==> flow/design.v <==
`timescale 1ns / 1ps
 module PWM(
    input clk,
	 input rst,
	 input  wire   [2:0] ctr,
	 output reg 	pwm_left_out,				 
	 output reg    pwm_right_out,           
	 output reg [3:0] ctr_dir_out       
    );
	 reg  [19:0]  countleft; 
	 reg  [19:0]  countright; 
	 reg [19:0]left;
	 reg [19:0]right;
	 always@(posedge clk)
	 if(rst)
		begin
		left<=20'h0;
		right<=20'h0;
		ctr_dir_out<=4'b0000;
		end
	 else
	 casex(ctr)
		3'b000:                   
			begin
			left<=20'h24a;
			right<=20'h24a;
			ctr_dir_out<=4'b0101;
			end
		3'b110:                      
			begin
			left<=20'h24a;
			right<=20'h75;
			ctr_dir_out<=4'b0101;
			end
		3'b111:                      
			begin
			left<=20'h24a;
			right<=20'h111;
			ctr_dir_out<=4'b0101; 
			end
		3'b101:                      
			begin
			left<=20'h75;
			right<=20'h24a;
			ctr_dir_out<=4'b0101;
			end
		3'b100:                      
			begin
			left<=20'h111;
			right<=20'h24a;
			ctr_dir_out<=4'b0101;
			end
		3'b011:                      
			begin
			left<=20'h298;
			right<=20'h298;
			ctr_dir_out<=4'b1010;
			end
		3'b010:                      
			begin
			left<=20'h298;
			right<=20'h298;
			ctr_dir_out<=4'b0101;
			end
		3'b001:                      
			begin
			left<=20'h187;
			right<=20'h187;
			ctr_dir_out<=4'b0000;
			end
		endcase
	always@(posedge clk)
		if(rst)
			begin
			countleft=20'b0;
			pwm_left_out=0;
			end
		else
		begin
			countleft=countleft+1;
			if(countleft<=left)
				begin
				pwm_left_out=1;
				end
			else begin
			pwm_left_out=0;
			end
			if(countleft>=20'h30d)
			begin
			countleft=0;
			end
		end
	always@(posedge clk)
		if(rst)
			begin
			countright=20'b0;
			pwm_right_out=0;
			end
		else
		begin
			countright=countright+1;
			if(countright<=right)
				begin
				pwm_right_out=1;
				end
			else begin
			pwm_right_out=0;
			end
			if(countright>=20'h30d)
			begin
			countright=0;
			end
		end
endmodule
`timescale 1ns / 1ps
module HongWai(
	 input clk,
	 input rst,
    output reg [2:0]ctr,
	 input wire [1:0]hwsignal,
	 output reg [1:0]leds_hw
    );
	 always@(posedge clk)                  
    begin
	 if(rst)
		leds_hw<=2'b00;
	 else
	 leds_hw<=hwsignal;
	 end
	 always@(posedge clk)
		if(rst)
			ctr<=3'b000;
		else
		casex(hwsignal)
		2'b00:
			begin
			ctr<=3'b000;
			end
		2'b10:
			begin
			ctr<=3'b101;       
			end
		2'b01:
			begin
			ctr<=3'b110;
			end
		2'b11:
			begin
			ctr<=3'b000;
			end
		endcase
endmodule
`timescale 1ns / 1ps
module ChaoShengBo(
	 input clk,
	 input rst,
	 output reg [2:0]ctr,
	 output reg En_o,
	 output reg En_negedge_o,
	 output reg Trig,
	 input wire Echo,
	 input wire [1:0]hwsignal,
	output reg En_tag
    );
	 reg [23:0]count;           
	 reg [23:0]timecount;       
	 reg [23:0]keep_obstacle_time;
	 reg [23:0]keep_no_obstacle_time;     
	 reg En;                     
	 reg [31:0]turnleft_count;      
	 reg [1:0]temp;
	 reg [1:0]Echo_temp;
	 reg En_negedge;
	 reg tag;
	 reg [31:0]tag_count;      
	 reg [31:0]count_total; 
	 reg count_tag;
	 always@(posedge clk)
	 if(rst)
	 begin
	 count=24'b0;
	 Trig=1'b0;
	 end
	 else
	 begin
	 count=count+1;
	 if(count>=24'h1312d)       
		begin
		Trig=1'b1;
		end
	if(count==24'h13136)           
		begin
		Trig=1'b0;
		count=24'b0;
		end
	 end
	 always@(posedge clk)
	 if(rst)
		begin
		timecount=24'b0;
		keep_obstacle_time<=24'b0;
		En=0;
		keep_no_obstacle_time=24'b0;
		turnleft_count=32'b0;
		temp<=2'b0;
		Echo_temp<=2'b0;
		En_negedge=0;
		ctr<=3'b000;
		En_tag=0;
		tag=0;
		tag_count=0;
		count_total=0;
		count_tag=0;
		En_o<=0;
		En_negedge_o<=0;
		end
	 else
	 begin
	 keep_obstacle_time<=timecount;
	 if(Echo)
		begin
		timecount=timecount+1;
		end
	  Echo_temp[0]<=Echo;
	  Echo_temp[1]<=Echo_temp[0]; 
	  if((Echo_temp==2'b10)&&(keep_obstacle_time>=24'h1e84))
	  begin
	  timecount=24'b0;
	  En=0;
	  end
	  if((keep_obstacle_time<=24'h6b7)&&(keep_obstacle_time>=24'h4e)&&(Echo_temp==2'b10))
		begin
		timecount=24'b0;
		En=1;
		ctr<=3'b111;
		end
	 temp[0]<=En;
	 temp[1]<=temp[0];
	 if(temp==2'b10)
	 begin
	 En_negedge=1;
	 tag=1;
	 count_tag=1;
	 end
	 if(count_tag==1)
	 begin
	 count_total=count_total+1;
	 end
	 if(En_negedge&(turnleft_count<=32'h1443fd)&(turnleft_count>32'h8583b))
	 begin
	 turnleft_count=turnleft_count+1;
	  ctr<=3'b100;
	 end
	 if(En_negedge&(turnleft_count<=32'h8583b))
	 begin
	 turnleft_count=turnleft_count+1;
	  ctr<=3'b000;
	 end
	  if(En_negedge&(turnleft_count<=32'h1a39de)&(turnleft_count>32'h1443fd))
	 begin
	 turnleft_count=turnleft_count+1;
	  ctr<=3'b111;
	 end
	 if(turnleft_count>=32'h1a39de)
	 begin
	 En_negedge=0;
	 turnleft_count=32'b0;
	 end
	 if(tag==1&((hwsignal==2'b10)|(hwsignal==2'b00)))
	 begin
	 En_tag=1;
	 tag_count=tag_count+1;
	 ctr<=3'b110;
	 end
	 if(tag_count>=32'h5f5e1)
	 begin
	 En_tag=0;
	 tag_count=0;
	 tag=0;
	 count_total=0;
	 count_tag=0;
	 end
	 if(count_total>=32'h5f5e10)
	 begin
	 En_tag=0;
	 tag_count=0;
	 tag=0;
	 count_total=0;
	 count_tag=0;
	 end
	 En_o<=En;
	 En_negedge_o<=En_negedge;
	 end
endmodule
`timescale 1ns / 1ps
module Bluetooth(
    input clk,
	 input rst,
	 input Rx,
	 output Tx,
	 output reg [7:0] seg_data,
	 output [7:0] seg_slect,
	 output reg bl_En,
	 output reg [2:0] bl_ctr
    );
	 reg EnRead;
	 reg [19:0]fp;
	 reg [16:0]seg_fp;
	 reg seg_fp_clk;
	 reg [7:0]data;
	 reg [7:0]seg_data_r;
	 reg bl_En_r;
	 reg [2:0]bl_ctr_r;
	 assign seg_slect=8'hfe;
	 assign Tx=1'b0;
	 always@(posedge clk)
	 if(rst)
	 begin
	 EnRead=0;
	 fp=20'h0;
	 data=8'hfe;
	 seg_fp=17'h0;
	 seg_fp_clk=0;
	 seg_data_r=8'h0;
	 bl_En_r=0;
	 bl_ctr_r=3'b001;
	 seg_data<=8'h0;
	 bl_En<=0;
	 bl_ctr<=3'b001;
	 end
	 else
	 begin
		if(Rx==0)
			begin
				EnRead=1;
			end
		if(EnRead)
			begin
				fp=fp+1;
			end
		case(fp)
		20'h7a:
			begin
				data[0]=Rx;
			end
		20'hcb:
			begin
				data[1]=Rx;
			end
		20'h11d:
			begin
				data[2]=Rx;
			end
		20'h16e:
			begin
				data[3]=Rx;
			end
		20'h1c0:
			begin
				data[4]=Rx;
			end
		20'h211:
			begin
				data[5]=Rx;
			end	
		20'h262:
			begin
				data[6]=Rx;
			end
		20'h2b4:
			begin
				data[7]=Rx;
			end
		20'h305:               
			begin
				EnRead=0;
				fp=20'h0;
			end
		endcase
	 seg_fp=seg_fp+1;
	 if(seg_fp==17'h1fff)
		begin
		seg_fp_clk=0;
		end
		if(seg_fp==17'h3d09)
		begin
		if(seg_fp_clk==0)
		case(data)
	  8'h0:
		begin
		seg_data_r=8'b11000000;
		bl_ctr_r=3'b010;                  
		end
	  8'h1:
		begin
		seg_data_r=8'b11111001;
		bl_ctr_r=3'b111;                  
		end
	  8'h2:
		begin
		seg_data_r=8'b10100100;
		bl_ctr_r=3'b011;                  
		end
	  8'h3:
		begin
		seg_data_r=8'b10110000;
		bl_ctr_r=3'b100;                  
		end
	  8'h4:
		begin
		seg_data_r=8'b10011001;
		bl_ctr_r=3'b001;                 
		end
	  8'h5:
		begin
		seg_data_r=8'b10010010;
		bl_En_r=1;                       
		end
	  8'h6:
		begin
		seg_data_r=8'b10000010;
		bl_En_r=0;                        
		end
	  8'h7:
		begin
		seg_data_r=8'b00000111;
		end
	  8'h8:
		begin
		seg_data_r=8'b01111111;
		end
	  8'h9:
		begin
		seg_data_r=8'b01101111;
		end
	 8'hff:
		begin
		seg_data_r=8'b01110110;
		end
	 8'hfe:
		begin
		seg_data_r=8'b10001100;
		end
	  endcase
		seg_fp_clk=1;
		end
	 seg_data<=seg_data_r;
	 bl_En<=bl_En_r;
	 bl_ctr<=bl_ctr_r;
	 end
endmodule
`timescale 1ns / 1ps
module Top(
	input  clk,
	input  rst,
	output pwm_left_out,
	output pwm_right_out,
	output [3:0] ctr_dir_out,
	output [2:0] led,
	input  [1:0]hwsignal,
	output [1:0]leds_hw,
	output wire [2:0] led_pwm_ctr,
	output Trig,
	input Echo,
	output En_tag,
	output csb_En_negedge,
	input Rx,
	output Tx,
	output [7:0] data,
	output [7:0] seg_slect
    );
	wire [2:0]hw_ctr;
	wire [2:0]ctr;
	wire [2:0]bl_ctr;
	wire csb_En;                    
	wire bl_En;
	wire [2:0]csb_ctr;
	wire [2:0]middctr;
	PWM pwm(.clk(clk),
				.rst(rst),
				.ctr(ctr),
				.pwm_left_out(pwm_left_out),
				.pwm_right_out(pwm_right_out),
				.ctr_dir_out(ctr_dir_out));
	HongWai hw(.clk(clk),
					.rst(rst),
					.ctr(hw_ctr),
					.hwsignal(hwsignal),
					.leds_hw(leds_hw));
	ChaoShengBo csb(.clk(clk),
					.rst(rst),
					.ctr(csb_ctr),
					.En_o(csb_En),
					.En_negedge_o(csb_En_negedge),
					.Trig(Trig),
					.Echo(Echo),
					.hwsignal(hwsignal),
					.En_tag(En_tag)
					);
	Bluetooth bt(.clk(clk),
					.rst(rst),
					.Rx(Rx),
					.Tx(Tx),
					.seg_data(data),
					.seg_slect(seg_slect),
					.bl_ctr(bl_ctr),
					.bl_En(bl_En));
		assign middctr=(csb_En|csb_En_negedge)?csb_ctr:hw_ctr;
		assign ctr=bl_En?bl_ctr:middctr;
		assign led_pwm_ctr=csb_ctr;
		assign led=ctr;
endmodule
==> reports on Top <==
Reports on Top
Tool output for the design above before and after an edit, in the order of the flow.
Lines under "before" count in the file above, lines under "after" in the edited file.
"diff": "after" minus "before" as printed here. "change_rel_pct": 100 x difference / "before".
Cell names lack the library's common part.
{"block": "setup", "design": "Top", "clock_port": "clk", "library": "sky130hd", "lib_corner": "tt_025C_1v80"}

Edit of the RTL
Unified diff, file above to edited file.
A script made this edit. It changes what the design does and was not meant as an optimisation.
begin of diff
@@ -483,9 +483,14 @@
 				.pwm_right_out(pwm_right_out),
 				.ctr_dir_out(ctr_dir_out));
+	wire [1:0] leds_hw_m, leds_hw_s;
+	wire [2:0] hw_ctr_m, hw_ctr_s;
 	HongWai hw(.clk(clk),
 					.rst(rst),
-					.ctr(hw_ctr),
+					.ctr(hw_ctr_m),
 					.hwsignal(hwsignal),
-					.leds_hw(leds_hw));
+					.leds_hw(leds_hw_m));
+	HongWai hw_alt (.clk(clk), .rst(rst), .ctr(hw_ctr_s), .hwsignal(~hwsignal), .leds_hw(leds_hw_s));
+	assign leds_hw = leds_hw_m ^ leds_hw_s;
+	assign hw_ctr = hw_ctr_m ^ hw_ctr_s;
 	ChaoShengBo csb(.clk(clk),
 					.rst(rst),
end of diff

Elaborated design
Yosys after proc, flatten, opt, wreduce and memory -nomap, before mapping. Memory bits, and registers merged into a memory's read port (data or address), are not among the register bits. Print and check cells are not counted.
Yosys's memory passes give these memory sizes; they may raise the number of words (mostly to a power of two), join words into wider ones and drop unused or constant bits.
{"block": "op_classes", "item": "reduce_logical", "before": 23, "after": 25, "diff": 2, "change_rel_pct": 8.70}
{"block": "op_classes", "item": "cmp", "before": 16, "after": 16, "diff": 0, "change_rel_pct": 0.00}
{"block": "op_classes", "item": "logic", "before": 9, "after": 12, "diff": 3, "change_rel_pct": 33.33}
{"block": "op_classes", "item": "equal", "before": 28, "after": 31, "diff": 3, "change_rel_pct": 10.71}
{"block": "op_classes", "item": "addsub", "before": 11, "after": 11, "diff": 0, "change_rel_pct": 0.00}
{"block": "op_classes", "item": "mux", "before": 56, "after": 57, "diff": 1, "change_rel_pct": 1.79}
{"block": "ops", "cell": "2-bit equality test (second input constant)", "before": 4, "after": 6, "diff": 2, "change_rel_pct": 50.00}
{"block": "ops", "cell": "2-bit OR reduction", "before": 8, "after": 9, "diff": 1, "change_rel_pct": 12.50}
{"block": "ops", "cell": "2-bit by 1-bit equality test with 1-bit output (second input constant)", "before": 1, "after": 2, "diff": 1, "change_rel_pct": 100.00}
{"block": "ops", "cell": "2-bit zero test", "before": 1, "after": 2, "diff": 1, "change_rel_pct": 100.00}
{"block": "ops", "cell": "3-bit parallel mux with 3-bit select", "before": 1, "after": 2, "diff": 1, "change_rel_pct": 100.00}
{"block": "ops", "cell": "2-bit inverter", "before": 0, "after": 1, "diff": 1}
{"block": "ops", "cell": "2-bit XOR", "before": 0, "after": 1, "diff": 1}
{"block": "ops", "cell": "3-bit XOR", "before": 0, "after": 1, "diff": 1}
{"block": "ops", "cell": "1-bit two-way mux", "before": 32, "after": 32, "diff": 0, "change_rel_pct": 0.00}
{"block": "ops", "cell": "32-bit two-way mux", "before": 11, "after": 11, "diff": 0, "change_rel_pct": 0.00}
{"block": "ops", "cell": "3-bit two-way mux", "before": 7, "after": 7, "diff": 0, "change_rel_pct": 0.00}
{"block": "ops", "cell": "1-bit AND", "before": 6, "after": 6, "diff": 0, "change_rel_pct": 0.00}
{"block": "ops", "cell": "32-bit by 1-bit adder with 32-bit output (second input constant)", "before": 5, "after": 5, "diff": 0, "change_rel_pct": 0.00}
{"block": "ops", "cell": "20-bit by 10-bit equality test with 1-bit output (second input constant)", "before": 4, "after": 4, "diff": 0, "change_rel_pct": 0.00}
{"block": "ops", "cell": "8-bit by 3-bit equality test with 1-bit output (second input constant)", "before": 4, "after": 4, "diff": 0, "change_rel_pct": 0.00}
{"block": "ops", "cell": "20-bit by 1-bit adder with 20-bit output (second input constant)", "before": 3, "after": 3, "diff": 0, "change_rel_pct": 0.00}
{"block": "ops", "cell": "20-bit by 9-bit equality test with 1-bit output (second input constant)", "before": 3, "after": 3, "diff": 0, "change_rel_pct": 0.00}
{"block": "ops", "cell": "1-bit logical AND", "before": 3, "after": 3, "diff": 0, "change_rel_pct": 0.00}
{"block": "ops", "cell": "3-bit AND reduction", "before": 3, "after": 3, "diff": 0, "change_rel_pct": 0.00}
{"block": "ops", "cell": "24-bit by 1-bit adder with 24-bit output (second input constant)", "before": 2, "after": 2, "diff": 0, "change_rel_pct": 0.00}
{"block": "ops", "cell": "8-bit by 2-bit equality test with 1-bit output (second input constant)", "before": 2, "after": 2, "diff": 0, "change_rel_pct": 0.00}
{"block": "ops", "cell": "8-bit by 4-bit equality test with 1-bit output (second input constant)", "before": 2, "after": 2, "diff": 0, "change_rel_pct": 0.00}
{"block": "ops", "cell": "8-bit equality test (second input constant)", "before": 2, "after": 2, "diff": 0, "change_rel_pct": 0.00}
{"block": "ops", "cell": "20-bit by 10-bit greater-or-equal comparator with 1-bit output (second input constant)", "before": 2, "after": 2, "diff": 0, "change_rel_pct": 0.00}
{"block": "ops", "cell": "20-bit less-or-equal comparator", "before": 2, "after": 2, "diff": 0, "change_rel_pct": 0.00}
{"block": "ops", "cell": "32-bit by 21-bit less-or-equal comparator with 1-bit output (second input constant)", "before": 2, "after": 2, "diff": 0, "change_rel_pct": 0.00}
{"block": "ops", "cell": "20-bit two-way mux", "before": 2, "after": 2, "diff": 0, "change_rel_pct": 0.00}
{"block": "ops", "cell": "1-bit OR", "before": 2, "after": 2, "diff": 0, "change_rel_pct": 0.00}
The list need not be complete.
{"block": "word_totals", "item": "register_bits", "before": 327, "after": 332, "diff": 5, "change_rel_pct": 1.53}
{"block": "word_totals", "item": "in_bits", "before": 6, "after": 6, "diff": 0, "change_rel_pct": 0.00}
{"block": "word_totals", "item": "word_cells", "before": 178, "after": 189, "diff": 11, "change_rel_pct": 6.18}
{"block": "word_totals", "item": "n_memories", "before": 1, "after": 1, "diff": 0, "change_rel_pct": 0.00}
{"block": "word_totals", "item": "clocked_rd_ports_x_width", "before": 24, "after": 24, "diff": 0, "change_rel_pct": 0.00}
{"block": "word_totals", "item": "romBits", "before": 192, "after": 192, "diff": 0, "change_rel_pct": 0.00}
{"block": "mem_list", "item": "memory_list", "before": "8 x 24 bit 1R0W", "after": "8 x 24 bit 1R0W"}

Longest topological paths
Yosys ltp: most cells in a row. Word level: on the elaborated netlist, between registers, memories and ports. Mapped: between sequential cells and ports; inverters and the memories' decode and read muxes count.
{"block": "depth", "item": "word_depth", "before": 18, "after": 18, "diff": 0, "change_rel_pct": 0.00}
{"block": "depth", "item": "abc_area", "before": "0", "after": "0"}
{"block": "depth", "item": "ltp_mapped", "before": 30, "after": 32, "diff": 2, "change_rel_pct": 6.67}
{"block": "depth", "item": "depth_no_buf", "before": 26, "after": 25, "diff": -1, "change_rel_pct": -3.85}

Synthesis result
The flow's flattened synthesis, as Yosys stat reports it; memories are mapped. The netlist is that of the ABC_AREA named above (0 if unset); the other value can give another one.
{"block": "types", "cell": "nand2_1", "before": 168, "after": 196, "diff": 28, "change_rel_pct": 16.67}
{"block": "types", "cell": "nor2_1", "before": 280, "after": 299, "diff": 19, "change_rel_pct": 6.79}
{"block": "types", "cell": "nand3_1", "before": 104, "after": 121, "diff": 17, "change_rel_pct": 16.35}
{"block": "types", "cell": "clkbuf_1", "before": 66, "after": 51, "diff": -15, "change_rel_pct": -22.73}
{"block": "types", "cell": "nand2b_1", "before": 13, "after": 26, "diff": 13, "change_rel_pct": 100.00}
{"block": "types", "cell": "nor3_1", "before": 85, "after": 74, "diff": -11, "change_rel_pct": -12.94}
{"block": "types", "cell": "and2_1", "before": 26, "after": 36, "diff": 10, "change_rel_pct": 38.46}
{"block": "types", "cell": "or4_1", "before": 16, "after": 6, "diff": -10, "change_rel_pct": -62.50}
{"block": "types", "cell": "buf_2", "before": 2, "after": 12, "diff": 10, "change_rel_pct": 500.00}
{"block": "types", "cell": "a211oi_1", "before": 14, "after": 23, "diff": 9, "change_rel_pct": 64.29}
{"block": "types", "cell": "o31ai_1", "before": 9, "after": 18, "diff": 9, "change_rel_pct": 100.00}
{"block": "types", "cell": "nor3b_1", "before": 5, "after": 14, "diff": 9, "change_rel_pct": 180.00}
{"block": "types", "cell": "xor2_1", "before": 98, "after": 106, "diff": 8, "change_rel_pct": 8.16}
{"block": "types", "cell": "o21ai_0", "before": 66, "after": 59, "diff": -7, "change_rel_pct": -10.61}
{"block": "types", "cell": "nand4_1", "before": 47, "after": 54, "diff": 7, "change_rel_pct": 14.89}
{"block": "types", "cell": "nor4_1", "before": 35, "after": 28, "diff": -7, "change_rel_pct": -20.00}
{"block": "types", "cell": "xnor2_1", "before": 106, "after": 100, "diff": -6, "change_rel_pct": -5.66}
{"block": "types", "cell": "o211ai_1", "before": 11, "after": 5, "diff": -6, "change_rel_pct": -54.55}
The list need not be complete.
{"block": "mapped", "item": "buf_cells", "before": 89, "after": 87, "diff": -2, "change_rel_pct": -2.25}
{"block": "mapped", "item": "ffs", "before": 304, "after": 307, "diff": 3, "change_rel_pct": 0.99}
{"block": "mapped", "item": "yosys_area_um2", "before": 16274.4, "after": 17026.3, "diff": 751.9, "change_rel_pct": 4.62}
{"block": "mapped", "item": "mapped_cells", "before": 2009, "after": 2111, "diff": 102, "change_rel_pct": 5.08}
{"block": "mapped", "item": "sequential_area_um2", "before": 6085.8, "after": 6145.9, "diff": 60.1, "change_rel_pct": 0.99}
By module: a second synthesis without flattening, with its own total; a netlist apart from the flattened one above.
{"block": "unflattened", "item": "cells_unflattened", "before": 2116, "after": 2135, "diff": 19, "change_rel_pct": 0.90}
{"block": "unflattened", "item": "hier_area_um2", "before": 17369.2, "after": 17584.4, "diff": 215.2, "change_rel_pct": 1.24}
Rows give one instance, submodules left out.
{"block": "modules_before", "mod": "ChaoShengBo", "n_cells": 1324, "instances": 1, "area_um2": 10593.9, "mod_seq_area_um2": 3583.4}
{"block": "modules_before", "mod": "Bluetooth", "n_cells": 411, "instances": 1, "area_um2": 3402.0, "mod_seq_area_um2": 1181.1}
{"block": "modules_before", "mod": "PWM", "n_cells": 354, "instances": 1, "area_um2": 3123.0, "mod_seq_area_um2": 1221.2}
{"block": "modules_before", "mod": "HongWai", "n_cells": 14, "instances": 1, "area_um2": 167.7, "mod_seq_area_um2": 100.1}
{"block": "modules_before", "mod": "Top", "n_cells": 13, "instances": 1, "area_um2": 82.6, "mod_seq_area_um2": 0.0}
{"block": "modules_after", "mod": "ChaoShengBo", "n_cells": 1324, "instances": 1, "area_um2": 10593.9, "mod_seq_area_um2": 3583.4}
{"block": "modules_after", "mod": "Bluetooth", "n_cells": 411, "instances": 1, "area_um2": 3402.0, "mod_seq_area_um2": 1181.1}
{"block": "modules_after", "mod": "PWM", "n_cells": 354, "instances": 1, "area_um2": 3123.0, "mod_seq_area_um2": 1221.2}
{"block": "modules_after", "mod": "HongWai", "n_cells": 14, "instances": 2, "area_um2": 167.7, "mod_seq_area_um2": 100.1}
{"block": "modules_after", "mod": "Top", "n_cells": 18, "instances": 1, "area_um2": 130.1, "mod_seq_area_um2": 0.0}

Worst setup path after synthesis
Source: OpenSTA report_checks on the synthesized netlist (no wires, ideal clock, input and output delay 20% of the period each), path of least setup slack; recovery checks are left aside. Register names are those of the netlist, which keeps one name where synthesis merged equal registers.
{"block": "synth_path", "item": "path_kind", "before": "register to register", "after": "input to register"}
{"block": "synth_path", "item": "from", "before": "register csb.turnleft_count[0]", "after": "input port Rx"}
{"block": "synth_path", "item": "to", "before": "register csb.turnleft_count[20]", "after": "register bt.seg_data[6]"}
{"block": "synth_path", "item": "arrival_ns", "before": 7.297, "after": 6.631, "diff": -0.666, "change_rel_pct": -9.13}
{"block": "synth_path", "item": "setup_slack_ns", "before": 2.568, "after": 3.253, "diff": 0.685}
{"block": "synth_path", "item": "path_stages", "before": 29, "after": 18, "diff": -11, "change_rel_pct": -37.93}
{"block": "synth_path", "item": "path_delay_ns", "before": 7.432, "after": 4.747, "diff": -2.685, "change_rel_pct": -36.13}
{"block": "synth_path", "item": "period_ns", "before": 10.0, "after": 10.0, "diff": 0.0, "change_rel_pct": 0.00}
{"block": "synth_path", "item": "synth_period_reached_ns", "before": 7.432, "after": 6.747, "diff": -0.685, "change_rel_pct": -9.22}
"path_delay_ns" = arrival - input delay + setup time.
"path_stages": output pins that drive a net of the path, with the launching flip-flop's if there is one; two outputs of one cell count as two.
"synth_period_reached_ns" is the clock period less the worst setup slack; recovery checks do not enter. This is arithmetic on one report: input and output delays are still those of the set period (20% each).
The rows between start and end are the longest chain of elaborated cells between them; the timing report does not say that the signal goes this way. Where chains are equally long, one stands for them.
Each line given opens the expression or statement behind the cell; cells for indexed reads and writes are added by Yosys, which also makes memories of some case tables.
A register here has more assigning lines than the two given.
{"block": "synth_via_before", "path_cell_list": "dfxtp_1 > inv_1 > ha_1 > or4bb_1 > or4_4 > a211oi_2 > nor3_2 > buf_2 > xnor2_1 > ha_1 > clkbuf_1 > nand3_1 > nor3_1 > a21oi_1 > nor4b_1 > a41oi_4 > a2111oi_1 > xnor2_1 > nand3_1 > or4_1 > o41a_1 > and2_1 > buf_6 > nor4b_2 > xor2_1 > nand4_1 > a311oi_4 > buf_6 > nor3_1", "elab_chain_cells": 16}
{"block": "synth_lines_before", "item": "from (decl)", "line_no": 170, "source": "reg [31:0]turnleft_count;"}
{"block": "synth_lines_before", "item": "from (assign)", "line_no": 251, "source": "turnleft_count=turnleft_count+1;"}
{"block": "synth_lines_before", "item": "from (assign)", "line_no": 256, "source": "turnleft_count=turnleft_count+1;"}
{"block": "synth_lines_before", "item": "32-bit by 21-bit less-or-equal comparator with 1-bit output", "line_no": 249, "source": "if(En_negedge&(turnleft_count<=32'h1443fd)&(turnleft_count>32'h8583b))"}
{"block": "synth_lines_before", "item": "1-bit AND x2", "line_no": 249}
{"block": "synth_lines_before", "item": "32-bit two-way mux", "line_no": 249}
{"block": "synth_lines_before", "item": "32-bit two-way mux", "line_no": 198, "source": "if(rst)"}
{"block": "synth_lines_before", "item": "32-bit by 20-bit less-or-equal comparator with 1-bit output", "line_no": 254, "source": "if(En_negedge&(turnleft_count<=32'h8583b))"}
{"block": "synth_lines_before", "item": "1-bit AND", "line_no": 254}
{"block": "synth_lines_before", "item": "32-bit two-way mux", "line_no": 254}
{"block": "synth_lines_before", "item": "32-bit two-way mux", "line_no": 198}
{"block": "synth_lines_before", "item": "32-bit by 21-bit less-or-equal comparator with 1-bit output", "line_no": 259, "source": "if(En_negedge&(turnleft_count<=32'h1a39de)&(turnleft_count>32'h1443fd))"}
{"block": "synth_lines_before", "item": "1-bit AND x2", "line_no": 259}
{"block": "synth_lines_before", "item": "32-bit two-way mux", "line_no": 259}
{"block": "synth_lines_before", "item": "32-bit two-way mux", "line_no": 198}
{"block": "synth_lines_before", "item": "32-bit by 21-bit greater-or-equal comparator with 1-bit output", "line_no": 264, "source": "if(turnleft_count>=32'h1a39de)"}
{"block": "synth_lines_before", "item": "2-bit OR reduction"}
{"block": "synth_lines_before", "item": "to (assign)", "line_no": 256}
{"block": "synth_lines_before", "item": "to (assign)", "line_no": 261, "source": "turnleft_count=turnleft_count+1;"}
{"block": "synth_lines_before", "item": "to (decl)", "line_no": 170}
{"block": "synth_via_after", "path_cell_list": "clkbuf_1 > nand2b_1 > clkbuf_1 > nand4_1 > nor3_1 > mux2i_1 > o22a_1 > or4_1 > nand2b_1 > or2_2 > nor3_1 > mux2i_1 > and2_1 > nand3b_1 > a31oi_1 > clkbuf_1 > o21ai_0 > o211a_1", "elab_chain_cells": 10}
{"block": "synth_lines_after", "item": "from (decl)", "line_no": 467, "source": "input Rx,"}
{"block": "synth_lines_after", "item": "1-bit two-way mux", "line_no": 333, "source": "if(Rx==0)"}
{"block": "synth_lines_after", "item": "1-bit two-way mux", "line_no": 317, "source": "if(rst)"}
{"block": "synth_lines_after", "item": "20-bit two-way mux", "line_no": 337, "source": "if(EnRead)"}
{"block": "synth_lines_after", "item": "20-bit two-way mux", "line_no": 317}
{"block": "synth_lines_after", "item": "20-bit by 7-bit equality test with 1-bit output", "line_no": 341, "source": "case(fp)"}
{"block": "synth_lines_after", "item": "1-bit two-way mux", "line_no": 341}
{"block": "synth_lines_after", "item": "1-bit two-way mux", "line_no": 317}
{"block": "synth_lines_after", "item": "8-bit by 3-bit equality test with 1-bit output", "line_no": 388, "source": "case(data)"}
{"block": "synth_lines_after", "item": "12-bit nonzero test"}
{"block": "synth_lines_after", "item": "3-bit AND reduction"}
{"block": "synth_lines_after", "item": "to (assign)", "line_no": 327, "source": "seg_data<=8'h0;"}
{"block": "synth_lines_after", "item": "to (assign)", "line_no": 447, "source": "seg_data<=seg_data_r;"}
{"block": "synth_lines_after", "item": "to (decl)", "line_no": 301, "source": "output reg [7:0] seg_data,"}

Worst path after layout
Path of least setup slack in the final report of the runs of pair 1 (OpenROAD, finished layout, wires in). Where an end is a register, its clock arrival counts in the times.
{"block": "layout_path", "item": "path_kind", "before": "register to register", "after": "register to register"}
{"block": "layout_path", "item": "from", "before": "register csb.turnleft_count[29]", "after": "register csb.turnleft_count[14]"}
{"block": "layout_path", "item": "to", "before": "register csb.turnleft_count[5]", "after": "register csb.turnleft_count[11]"}
{"block": "layout_path", "item": "setup_slack_ns", "before": 1.23, "after": 2.01, "diff": 0.78}
{"block": "layout_path", "item": "path_stages", "before": 23, "after": 24, "diff": 1, "change_rel_pct": 4.35}
{"block": "layout_path", "item": "period_ns", "before": 10.0, "after": 10.0, "diff": 0.0, "change_rel_pct": 0.00}
{"block": "layout_path", "item": "arrival_ns", "before": 9.14, "after": 8.34, "diff": -0.80, "change_rel_pct": -8.75}
The rows between start and end are the longest chain of elaborated cells between them; the timing report does not say that the signal goes this way. Where chains are equally long, one stands for them.
A register here has more assigning lines than the two given.
{"block": "layout_via_before", "path_cell_list": "dfxtp_1 > nor4_1 > nand3b_1 > or3_1 > a211o_1 > nor2_1 > o21ai_0 > ha_1 > inv_1 > a22oi_1 > a2111o_1 > a2111o_1 > a2111oi_1 > xnor2_1 > nand3_1 > or4_1 > o41a_1 > and2_1 > nor4b_2 > xor2_1 > nand4_1 > a311oi_4 > nor3_1", "elab_chain_cells": 16}
{"block": "layout_lines_before", "item": "from (decl)", "line_no": 170, "source": "reg [31:0]turnleft_count;"}
{"block": "layout_lines_before", "item": "from (assign)", "line_no": 251, "source": "turnleft_count=turnleft_count+1;"}
{"block": "layout_lines_before", "item": "from (assign)", "line_no": 256, "source": "turnleft_count=turnleft_count+1;"}
{"block": "layout_lines_before", "item": "32-bit by 21-bit less-or-equal comparator with 1-bit output", "line_no": 249, "source": "if(En_negedge&(turnleft_count<=32'h1443fd)&(turnleft_count>32'h8583b))"}
{"block": "layout_lines_before", "item": "1-bit AND x2", "line_no": 249}
{"block": "layout_lines_before", "item": "32-bit two-way mux", "line_no": 249}
{"block": "layout_lines_before", "item": "32-bit two-way mux", "line_no": 198, "source": "if(rst)"}
{"block": "layout_lines_before", "item": "32-bit by 20-bit less-or-equal comparator with 1-bit output", "line_no": 254, "source": "if(En_negedge&(turnleft_count<=32'h8583b))"}
{"block": "layout_lines_before", "item": "1-bit AND", "line_no": 254}
{"block": "layout_lines_before", "item": "32-bit two-way mux", "line_no": 254}
{"block": "layout_lines_before", "item": "32-bit two-way mux", "line_no": 198}
{"block": "layout_lines_before", "item": "32-bit by 21-bit less-or-equal comparator with 1-bit output", "line_no": 259, "source": "if(En_negedge&(turnleft_count<=32'h1a39de)&(turnleft_count>32'h1443fd))"}
{"block": "layout_lines_before", "item": "1-bit AND x2", "line_no": 259}
{"block": "layout_lines_before", "item": "32-bit two-way mux", "line_no": 259}
{"block": "layout_lines_before", "item": "32-bit two-way mux", "line_no": 198}
{"block": "layout_lines_before", "item": "32-bit by 21-bit greater-or-equal comparator with 1-bit output", "line_no": 264, "source": "if(turnleft_count>=32'h1a39de)"}
{"block": "layout_lines_before", "item": "2-bit OR reduction"}
{"block": "layout_lines_before", "item": "to (assign)", "line_no": 256}
{"block": "layout_lines_before", "item": "to (assign)", "line_no": 261, "source": "turnleft_count=turnleft_count+1;"}
{"block": "layout_lines_before", "item": "to (decl)", "line_no": 170}
{"block": "layout_via_after", "path_cell_list": "dfxtp_1 > nor2b_1 > and3_1 > a31oi_1 > a211o_1 > nor2_1 > o21ai_0 > ha_1 > inv_1 > nor2_1 > mux2i_1 > nor4_4 > nand4_1 > nand2b_1 > o32ai_2 > inv_2 > nor3_2 > and4_1 > a21o_2 > nand4_1 > o31ai_1 > a31oi_1 > nor2_2 > a211oi_1", "elab_chain_cells": 16}
{"block": "layout_lines_after", "item": "from (decl)", "line_no": 170, "source": "reg [31:0]turnleft_count;"}
{"block": "layout_lines_after", "item": "from (assign)", "line_no": 251, "source": "turnleft_count=turnleft_count+1;"}
{"block": "layout_lines_after", "item": "from (assign)", "line_no": 256, "source": "turnleft_count=turnleft_count+1;"}
{"block": "layout_lines_after", "item": "32-bit by 21-bit less-or-equal comparator with 1-bit output", "line_no": 249, "source": "if(En_negedge&(turnleft_count<=32'h1443fd)&(turnleft_count>32'h8583b))"}
{"block": "layout_lines_after", "item": "1-bit AND x2", "line_no": 249}
{"block": "layout_lines_after", "item": "32-bit two-way mux", "line_no": 249}
{"block": "layout_lines_after", "item": "32-bit two-way mux", "line_no": 198, "source": "if(rst)"}
{"block": "layout_lines_after", "item": "32-bit by 20-bit less-or-equal comparator with 1-bit output", "line_no": 254, "source": "if(En_negedge&(turnleft_count<=32'h8583b))"}
{"block": "layout_lines_after", "item": "1-bit AND", "line_no": 254}
{"block": "layout_lines_after", "item": "32-bit two-way mux", "line_no": 254}
{"block": "layout_lines_after", "item": "32-bit two-way mux", "line_no": 198}
{"block": "layout_lines_after", "item": "32-bit by 21-bit less-or-equal comparator with 1-bit output", "line_no": 259, "source": "if(En_negedge&(turnleft_count<=32'h1a39de)&(turnleft_count>32'h1443fd))"}
{"block": "layout_lines_after", "item": "1-bit AND x2", "line_no": 259}
{"block": "layout_lines_after", "item": "32-bit two-way mux", "line_no": 259}
{"block": "layout_lines_after", "item": "32-bit two-way mux", "line_no": 198}
{"block": "layout_lines_after", "item": "32-bit by 21-bit greater-or-equal comparator with 1-bit output", "line_no": 264, "source": "if(turnleft_count>=32'h1a39de)"}
{"block": "layout_lines_after", "item": "2-bit OR reduction"}
{"block": "layout_lines_after", "item": "to (assign)", "line_no": 256}
{"block": "layout_lines_after", "item": "to (assign)", "line_no": 261, "source": "turnleft_count=turnleft_count+1;"}
{"block": "layout_lines_after", "item": "to (decl)", "line_no": 170}

Layout results
Runs of the flow (Yosys, OpenROAD) on both versions; the two runs of a pair have the same settings. The constraints put input and output delay at 20% of the set period each and load the outputs with 0.01 pF.
{"block": "settings_pair_1", "CORE_UTILIZATION": 40, "PLACE_DENSITY": 0.6, "period_ns": 10.0, "CAP_MARGIN": 20, "CORE_MARGIN": 2, "SLEW_MARGIN": 20}
{"block": "measured_pair_1", "item": "design.die.area_um2", "before": 42314.5, "after": 44232.4, "diff": 1917.9, "change_rel_pct": 4.53}
{"block": "measured_pair_1", "item": "fin_util_frac", "before": 0.46, "after": 0.455, "diff": -0.005}
{"block": "measured_pair_1", "item": "worst_setup_slack_ns", "before": 1.235, "after": 2.013, "diff": 0.778}
{"block": "measured_pair_1", "item": "post_synth_area_um2", "before": 16274.4, "after": 17026.3, "diff": 751.9, "change_rel_pct": 4.62}
{"block": "measured_pair_1", "item": "layout_stdcell_area_um2", "before": 18378.9, "after": 19095.8, "diff": 716.9, "change_rel_pct": 3.90}
{"block": "measured_pair_1", "item": "worst_hold_slack_ns", "before": 0.464, "after": 0.464, "diff": 0.000}
{"block": "measured_pair_1", "item": "achieved_period_ns", "before": 8.765, "after": 7.987, "diff": -0.778, "change_rel_pct": -8.88}
{"block": "settings_pair_2", "CORE_ASPECT_RATIO": 0.99, "CORE_UTILIZATION": 31, "CTS_CLUSTER_DIAMETER": 140, "GPL_TIMING_DRIVEN": 0, "MAX_ROUTING_LAYER": "met5", "PLACE_DENSITY_LB_ADDON": 0.2, "period_ns": 12.4, "CAP_MARGIN": 20, "CORE_MARGIN": 2, "SLEW_MARGIN": 20}
{"block": "measured_pair_2", "item": "design.die.area_um2", "before": 54347.1, "after": 56815.3, "diff": 2468.2, "change_rel_pct": 4.54}
{"block": "measured_pair_2", "item": "fin_util_frac", "before": 0.366, "after": 0.365, "diff": -0.001}
{"block": "measured_pair_2", "item": "worst_setup_slack_ns", "before": 3.010, "after": 3.573, "diff": 0.563}
{"block": "measured_pair_2", "item": "post_synth_area_um2", "before": 16274.4, "after": 17026.3, "diff": 751.9, "change_rel_pct": 4.62}
{"block": "measured_pair_2", "item": "layout_stdcell_area_um2", "before": 18966.9, "after": 19824.0, "diff": 857.1, "change_rel_pct": 4.52}
{"block": "measured_pair_2", "item": "worst_hold_slack_ns", "before": 0.461, "after": 0.464, "diff": 0.003}
{"block": "measured_pair_2", "item": "achieved_period_ns", "before": 9.390, "after": 8.827, "diff": -0.563, "change_rel_pct": -6.00}
By "achieved_period_ns" is meant the clock period of the run minus its worst setup slack. This is arithmetic on one report: input and output delays are still those of the set period (20% each).
